==> flow/design.v <==
`timescale 1ns / 1ps
module display7(clk, seg_number, an_number, seg, an, btnU
    );
    input clk, btnU;
    output reg [7:0] seg;
    output reg [3:0] an;
    input wire [3:0] seg_number;
    input wire [1:0] an_number;
    always @ (*)
    begin 
        case(seg_number)
            4'h0: seg = 8'b11000000;
            4'h1: seg = 8'b11111001;
            4'h2: seg = 8'b10100100;
            4'h3: seg = 8'b10110000;
            4'h4: seg = 8'b10011001;
            4'h5: seg = 8'b10010010;
            4'h6: seg = 8'b10000010;
            4'h7: seg = 8'b11111000;
            4'h8: seg = 8'b10000000;
            4'h9: seg = 8'b10010000;
            default: seg = 8'b00000000;
        endcase
        case(an_number)
            2'b00: an = 4'b0111;
            2'b01:
            begin
            an = 4'b1011;
            seg[7] = 0;
            end
            2'b10: an = 4'b1101;
            2'b11: an = 4'b1110;
            default: an = 4'b0000;
        endcase
     end 
endmodule
`timescale 1ns / 1ps
module notes(clk, rst, speaker, signal
    );
    input clk;
    input rst;
    input [1:0] signal;
    output reg speaker;
    reg [3:0] seg_number;
    reg [1:0] an_number;
    reg [7:0] counter;
    always @(posedge clk)
    begin
        if (rst)
        begin
            counter <= 0;
            speaker <= 0;
        end
        else if (signal == 2'b00)
        begin
            counter <= 0;
            speaker <= 0;
        end  
        else if (signal == 2'b01)
        begin
            if(counter==55) counter <= 0; else counter <= counter+1;
            speaker <= counter[5];
        end
        else  
        begin
            if(counter==221) counter <= 0; else counter <= counter+1;
            speaker <= counter[7];
        end
    end
endmodule
`timescale 1ns / 1ps
module randomNumber #(parameter BITS = 5)(
    input clk,
    input rst,
    output reg [4:0] data
    );
   reg [4:0] data_next;
   always @* begin
    data_next[4] = data[4]^data[1];
    data_next[3] = data[3]^data[0];
    data_next[2] = data[2]^data_next[4];
    data_next[1] = data[1]^data_next[3];
    data_next[0] = data[0]^data_next[2];
   end
   always @(posedge clk) begin
    if(rst)
        data <= 5'h1f;
    else
        data <= data_next;
   end
endmodule
`timescale 1ns / 1ps
module clock_1hz(clk, rst, clk_1hz
    );
    input clk;
    input rst;
    output clk_1hz;
    reg clk_1hz;
    reg [12:0] counter;
    always @ (posedge clk)
        if (rst)
            begin
                counter <= 0;
                clk_1hz <= 0;
            end
        else if (counter == 13'd4999)
            begin
                counter <= 0;
                clk_1hz <= 1;
            end
        else
            begin
                clk_1hz <= 0;
                counter <= counter + 1;
            end    
endmodule
`timescale 1ns / 1ps
module clock_500hz(clk, rst, clk_500hz
    );
    input clk;
    input rst;
    output clk_500hz;
    reg clk_500hz;
    reg [3:0] counter;
    always @ (posedge clk)
        begin
            if (rst)
            begin
                counter <= 0;
                clk_500hz <= 0;
            end
            else if (counter == 4'd9)
            begin
                counter <= 0;
                clk_500hz <= 1;
            end
            else
            begin
                clk_500hz <= 0;
                counter <= counter + 1;
            end    
        end
endmodule
`timescale 1ns / 1ps
module bopit(clk, rst, btnR, btnD, btnL, btnU, btnS, sw, seg, an, led, speaker 
    );
    input clk;
    input rst;
    input btnR, btnS, btnD, btnU, btnL;
    input [7:0] sw;
    output reg [7:0] led;
    output [7:0] seg;
    output [3:0] an;
    reg [3:0] seg_number;
    reg [1:0] an_number;
    wire clk_1hz;  
    wire clk_500hz;  
    wire [4:0] randomBop;  
    output wire speaker;
    reg [1:0] signal;  
    reg [7:0] ledCode;
    reg [3:0] bopCode; 
    reg [3:0] ones_seconds;
    reg [3:0] tens_seconds;
    reg [3:0] ones_score;
    reg [3:0] tens_score;
    integer an_toggle;
    integer an_index;
    integer gameOn;
    integer command_type;
    integer command_number;
    integer roundWon;
    integer roundDelay;
    integer fail_count;
    notes bop_notes(
        .clk(clk),
        .rst(rst),
        .signal(signal),
        .speaker(speaker)
    );
    randomNumber randomNum (
        .clk(clk),
        .rst(rst),
        .data(randomBop)
    );
    clock_1hz clock_1 (
		.clk(clk), 
		.rst(rst),
		.clk_1hz(clk_1hz)
	);
    clock_500hz clock_500 (
        .clk(clk),
        .rst(rst),
        .clk_500hz(clk_500hz)
    );
    display7 segmentDisplay (
            .clk(clk), 
            .seg_number(seg_number), 
            .an_number(an_number), 
            .seg(seg), 
            .an(an), 
            .btnU(btnU) 
    );
    always @ (posedge clk)
    if (rst)
    begin
        ones_seconds <= 0;
        tens_seconds <= 0;
        command_type <= 10;
        command_number <= 8;
        an_toggle <= 0;
        an_index <= 0;
        ones_score <= 0;
        tens_score <= 0;
        bopCode <= 0;
        ledCode <= 0;
        gameOn <= 1;
        roundWon <= 0;
        roundDelay <= 0;
        signal <= 0;
        fail_count <= 0;
        seg_number <= 0;
        an_number <= 0;
        led <= 0;
    end
    else
    begin
        if (btnS)
        begin
            roundWon <= 0;
            roundDelay <= 0;
            gameOn <= 1;
            ones_score <= 0;
            tens_score <= 0;
            ones_seconds <= 0;
            tens_seconds <= 0;
            bopCode <= randomBop % 12;
            fail_count <= 0;
        end
        if (!roundWon)
        begin
        case(bopCode)
            0:
            begin  
                if (sw[0])
                begin
                    roundWon <= 1;
                end
                else if(sw[7:0] || btnU || btnL || btnD || btnR)
                begin
                    gameOn <= 0;
                end
            end
            1:
            begin  
                if (sw[1])
                begin
                    roundWon <= 1;
                end
                else if(sw[7:0] || btnU || btnL || btnD || btnR)
                begin
                    gameOn <= 0;
                end
            end
            2:
            begin  
                if (sw[2])
                begin
                    roundWon <= 1;
                end
                else if(sw[7:0] || btnU || btnL || btnD || btnR)
                begin
                    gameOn <= 0;
                end
            end
            3:
            begin  
                if (sw[3])
                begin
                    roundWon <= 1;
                end
                else if(sw[7:0] || btnU || btnL || btnD || btnR)
                begin
                    gameOn <= 0;
                end
            end
            4:
            begin  
                if (sw[4])
                begin
                    roundWon <= 1;
                end
                else if(sw[7:0] || btnU || btnL || btnD || btnR)
                begin
                    gameOn <= 0;
                end
            end
            5:
            begin  
                if (sw[5])
                begin
                    roundWon <= 1;
                end
                else if(sw[7:0] || btnU || btnL || btnD || btnR)
                begin
                    gameOn <= 0;
                end
            end
            6:
            begin  
                if (sw[6])
                begin
                    roundWon <= 1;
                end
                else if(sw[7:0] || btnU || btnL || btnD || btnR)
                begin
                    gameOn <= 0;
                end
            end
            7:
            begin  
                if (sw[7])
                begin
                    roundWon <= 1;
                end
                else if(sw[7:0] || btnU || btnL || btnD || btnR)
                begin
                    gameOn <= 0;
                end
            end
            8:
            begin  
                if (btnU)
                begin
                    roundWon <= 1;
                end
                else if(sw[7:0] || btnU || btnL || btnD || btnR)
                begin
                    gameOn <= 0;
                end
            end
            9:
            begin  
                if (btnR)
                begin
                    roundWon <= 1;
                end
                else if(sw[7:0] || btnU || btnL || btnD || btnR)
                begin
                    gameOn <= 0;
                end
            end
            10:
            begin  
                if (btnD)
                begin
                    roundWon <= 1;
                end
                else if(sw[7:0] || btnU || btnL || btnD || btnR)
                begin
                    gameOn <= 0;
                end
            end
            11:
            begin  
                if (btnL)
                begin
                    roundWon <= 1;
                end
                else if(sw[7:0] || btnU || btnL || btnD || btnR)
                begin
                    gameOn <= 0;
                end
            end
        endcase
        end
        if (clk_1hz && gameOn)
        begin
            if (roundWon)
            begin
                if (roundDelay == 0)
                    signal <= 1;
                if (roundDelay == 1)
                    signal <= 0;
                if (roundDelay == 3)
                begin
                    roundWon <= 0;
                    roundDelay <= 0;
                    bopCode <= randomBop % 12;
                    if (ones_score == 4'b1001)
                    begin
                       ones_score <= 0; 
                       tens_score <= tens_score + 1;
                    end
                    else
                    begin
                       ones_score <= ones_score + 1;
                    end
                end
                else
                begin
                    roundDelay <= roundDelay + 1;
                end
                   ones_seconds <= 0;
                   tens_seconds <= 0;
            end
            else
            begin 
                ones_seconds <= ones_seconds + 1;
                if (ones_seconds == 4'b1001)
                begin
                    ones_seconds <= 0; 
                    tens_seconds <= tens_seconds + 1;
                end
            end
        end
        if (tens_seconds == 4'b0001)
        begin
            ones_seconds <= 0;
            tens_seconds <= 0;
            gameOn <= 0;
        end
        if (clk_500hz && gameOn)  
        begin
            an_index <= an_toggle % 4;
            case(an_index)
                0:
                begin
                    if (bopCode > 4'b0111)  
                    begin
                        seg_number <= 4'b1000;
                        ledCode <= 8'b00000000;
                        led [7:0] <= ledCode [7:0];
                    end
                    else  
                    begin
                        seg_number <= 4'b0101;
                        ledCode <= 8'b00000001 << (bopCode % 8);
                        led [7:0] <= ledCode [7:0];
                    end
                    an_number <= an_index;
                end
                1:
                begin
                    seg_number <= bopCode % 8; 
                    an_number <= an_index;
                end
                2:
                begin
                    seg_number <= tens_seconds;
                    an_number <= an_index;
                end
                3:
                begin
                    seg_number <= ones_seconds;
                    an_number <= an_index;                  
                end
                default:
                begin
                    seg_number <= 0;
                    an_number <= 0;
                end
            endcase
            an_toggle <= an_toggle + 1;
        end
        else if (clk_500hz && !gameOn)
        begin
            if (fail_count != 500)
            begin
                signal <= 2;
                fail_count <= fail_count + 1;
            end
            if (fail_count == 500)
                signal <= 0;
            an_index <= an_toggle % 4;
            case(an_index)
                0:
                begin
                    seg_number <= 0;
                    an_number <= an_index;
                end
                1:
                begin
                    seg_number <= 0;
                    an_number <= an_index;
                end
                2:
                begin
                    seg_number <= tens_score;
                    an_number <= an_index;
                end
                3:
                begin
                    seg_number <= ones_score;
                    an_number <= an_index;                  
                end
                default:
                begin
                    seg_number <= 0;
                    an_number <= 0;
                end
            endcase
            an_toggle <= an_toggle + 1;
        end
    end
endmodule
Reports on bopit
Tool output for the design above, in the order of the flow.
Line numbers count from 1 in the design file above.
Operators carry their Yosys type and port widths (W data, S select, Z words).
Cell names lack the library's common part.
The mark -- stands for no value.

design
  top = bopit
  clock input = clk
  cell library = sky130hd
  corner = tt_025C_1v80

After elaboration
Counts by Yosys on the flattened word-level netlist (proc, flatten, opt, wreduce; memories kept). Print and check cells are left out. Cells with the same type and inputs are merged into one.
Memory sizes are those after Yosys's memory passes, which may raise the word count (mostly to a power of two), join words into wider ones and drop unused or constant bits.

word-level totals
  register bits = 269
  memories = 1
  output and inout bits = 21
  input bits = 15
  clocked read ports x word width = 8
  word-level cells = 194
  bits in read-only memories = 128

memory list
  name              depth  width  rd ports  wr ports  line  source
  (name not given)  16     8      1         0         11    case(seg_number)

cells by class
  divide/modulo/power cells = 1
  bitwise operators = 6
  add/sub/neg operators = 10
  reductions and logical operators = 25
  eq/ne operators = 29
  multiplexer cells = 96
  magnitude comparators = 1
  shift operators = 1

operators with widths
  operator                 count
  $mux W32                 44
  $pmux W32 S12            2
  $logic_not A32 Y1        4
  $mod A5 B4 Y32 const B   1
  $mux W4                  27
  $add A32 B2 Y32 const B  3
  $eq A32 B2 Y1 const B    3
  $logic_and A1 B32 Y1     2
  $eq A32 B1 Y1 const B    1
  $eq A32 B10 Y1 const B   1
  $ne A32 B10 Y1 const B   1
  $eq A32 B3 Y1 const B    1
  $reduce_bool A32 Y1      1
  $pmux W4 S4              2
  $mux W8                  4
  $eq A4 B4 Y1 const B     7
  $mux W2                  11
  $add A4 B1 Y4 const B    5
  $eq A4 B3 Y1 const B     4
  $add A13 B1 Y13 const B  1
  $eq A13 B13 Y1 const B   1
  $reduce_or A2 Y1         5
  $shl A1 B3 Y8 const A    1
  $eq A4 B1 Y1 const B     2
  $eq A4 B2 Y1 const B     2
  $add A8 B1 Y8 const B    1
  $logic_or A8 B1 Y1       1
  $eq A8 B6 Y1 const B     1

Other operator kinds: 17; their cells: 30.

Depth
Depth = most cells in a row (Yosys ltp): at word level without a register or memory, in the mapped netlist without a sequential cell, where the memories' decode and read muxes count.

logic depth
  word-level depth = 9
  ABC_AREA = 0
  mapped depth = 13
  gate-level depth less buffers = 11

After synthesis
The flow's flattened synthesis, as Yosys stat reports it; memories are mapped. The netlist is that of the ABC_AREA named above (0 if unset); the other value can give another one.

mapped netlist
  flip-flops = 248
  buffers = 73
  cell count = 1375
  sequential part of the area = 4964.8 sq um
  cell area after synthesis = 11685.0 sq um

cell types
  type      count  area in all (sq um)
  dfxtp_1   248    4.96E+03
  nand2_1   161    604.33
  and2_1    73     456.688
  nor2_1    121    454.186
  a21oi_1   81     405.389
  xor2_1    42     367.853
  nor4_1    58     362.848
  nand3_1   70     350.336
  ha_1      22     275.264
  nand4_1   41     256.496
  o21ai_0   41     205.197
  nor3_1    39     195.187
  clkbuf_1  49     183.926
  xnor2_1   18     157.651
  a31oi_1   25     156.4
  or3_1     23     143.888
  mux2i_1   13     130.125
  and3_1    19     118.864

Other cell types: 61; their cells: 231.
The figures by module come from a second, unflattened synthesis with its own total; it is not the netlist above.

unflattened totals
  cells (unflattened synthesis) = 1290
  area (unflattened synthesis) = 11013.1 sq um

Each row is one instance without its submodules.

modules
  module        sequential area (sq um)  area (sq um)  cells  instances
  bopit         4144.0                   9384.0        1108   1
  clock_1hz     280.3                    589.3         66     1
  notes         180.2                    435.4         49     1
  display7      0.0                      206.4         30     1
  clock_500hz   100.1                    205.2         21     1
  randomNumber  100.1                    192.7         16     1

Path before layout
Source: OpenSTA report_checks on the synthesized netlist (no wires, ideal clock, input and output delay 20% of the period each), path of least setup slack; recovery checks are left aside. Register names are those of the netlist, which keeps one name where synthesis merged equal registers.

timing path after synthesis
  kind = in2reg
  start point = input port sw[2]
  end point = register gameOn[17]
  setup slack = 6.322 ns
  period = 10.0 ns
  required time = 9.942 ns
  setup time = 0.058 ns
  buffers on the path = 1
  driving pins on the path = 7
  arrival time = 3.621 ns
  path delay = 1.679 ns
  external input delay = 2.000 ns
  time at the first pin = 2.000 ns
  synthesis period reached = 3.678 ns

"path delay" = arrival - input delay + setup time.
"driving pins on the path" counts driving pins, that of a launching flip-flop among them; a cell with two outputs on the path counts twice.
"synthesis period reached" is the clock period less the worst setup slack; recovery checks do not enter. This is arithmetic on one report: input and output delays are still those of the set period (20% each).
The rows between start and end are the longest chain of elaborated cells between them; the timing report does not say that the signal goes this way. Where chains are equally long, one stands for them.
A line is the first line of the expression or statement that the cell stems from. Yosys adds cells for indexed reads and writes and turns some case tables into memories.
At most two assigning lines are given for a register; there are more.

on the way, after synthesis
  cell sequence = nor4_1 -> a41oi_1 -> nor3_1 -> nor4_1 -> a2111oi_1 -> clkbuf_1 -> and2_2
  length of the longest elaborated chain = 8
  elaborated cells between the ends (all ways) = 19
  classes of those cells = mux: 15; reduce/logical: 4

ends and longest elaborated chain, after synthesis
  item                             line  source
  start, declared                  150   input [7:0] sw;
  $logic_or A8 B1 Y1               370   else if(sw[7:0] || btnU || btnL || btnD || btnR)
  $logic_or A1 B1 Y1 (3 in a row)  370
  $mux W32                         370
  $mux W32                         366   if (btnL)
  $pmux W32 S12                    242   case(bopCode)
  $mux W32                         240   if (!roundWon)
  end, assigned                    232   gameOn <= 1;
  end, assigned                    251   gameOn <= 0;
  end, declared                    169   integer gameOn;

Timing after layout
Path of least setup slack in the final report of job 1 (OpenROAD, finished layout, wires in). Where an end is a register, its clock arrival counts in the times.

timing path after layout
  kind = in2reg
  start point = input port rst
  end point = register gameOn[17]
  driving pins on the path = 6
  required time = 10.43 ns
  arrival time = 4.29 ns
  setup time = 0.10 ns
  external input delay = 2.00 ns
  setup slack = 6.14 ns
  buffers on the path = 4
  period = 10.0 ns
  time at the first pin = 2.00 ns

The rows between start and end are the longest chain of elaborated cells between them; the timing report does not say that the signal goes this way. Where chains are equally long, one stands for them.
At most two assigning lines are given for a register; there are more.

on the way, after layout
  cell sequence = buf_4 -> buf_4 -> buf_4 -> a2111oi_2 -> buf_4 -> and2_2
  length of the longest elaborated chain = 1
  elaborated cells between the ends (all ways) = 1
  source lines of those cells = 0
  classes of those cells = reduce/logical: 1

ends and longest elaborated chain, after layout
  item              line  source
  start, declared   148   input rst;
  $reduce_or A2 Y1  --
  end, assigned     217   gameOn <= 1;
  end, assigned     232   gameOn <= 1;
  end, declared     169   integer gameOn;

## Implementation results

Stored flow runs of bopit (4 of them; Yosys, OpenROAD, sky130hd). They differ in their settings and are not a sequence. Constraints: input delay and output delay 20% of the set period each, output load 0.01 pF.
"period achieved" = clock period - worst setup slack. The figure is calculated, with input and output delays left at 20% of the set period.
"total design power" rests on the timing tool's default activity at the inputs, not on a simulated workload.
Settings: -- = not set for that run.
Among the results, -- means that no value is shown for the run.

item                                            job 1    job 2    job 3    job 4
CORE_UTILIZATION                                40       17       58       48
period_ns                                       10.0     4.52     5.94     4.52
CAP_MARGIN                                      20       0        20       0
CORE_MARGIN                                     2        2        3        2
SLEW_MARGIN                                     20       25       40       35
ABC_AREA                                        --       1        --       1
CELL_PAD_IN_SITES_DETAIL_PLACEMENT              --       2        --       0
CELL_PAD_IN_SITES_GLOBAL_PLACEMENT              --       1        0        3
CTS_CLUSTER_DIAMETER                            --       307      346      237
GPL_ROUTABILITY_DRIVEN                          --       0        0        1
MIN_ROUTING_LAYER                               --       met2     --       met2
PLACE_DENSITY_LB_ADDON                          --       0.24     0.18     0.24
SETUP_SLACK_MARGIN                              --       0.39     --       0.39
TNS_END_PERCENT                                 --       65       50       30
MAX_ROUTING_LAYER                               --       --       met5     --
CTS_CLUSTER_SIZE                                --       --       --       69
HOLD_SLACK_MARGIN                               --       --       --       0.2
standard-cell area of the final layout (sq um)  13176.4  15305.9  13056.3  --
Yosys chip area after synthesis (sq um)         11685.0  12953.7  11685.0  --
worst-case hold slack (ns)                      0.448    0.448    0.446    --
period achieved (ns)                            3.863    2.806    3.337    --
worst setup slack after layout (ns)             6.137    1.714    2.603    --
total design power (mW)                         2.224    5.540    3.754    --
die footprint (sq um)                           30595.3  78422.4  21886.2  --

Job 4: incomplete, placement halted on FLW-0024
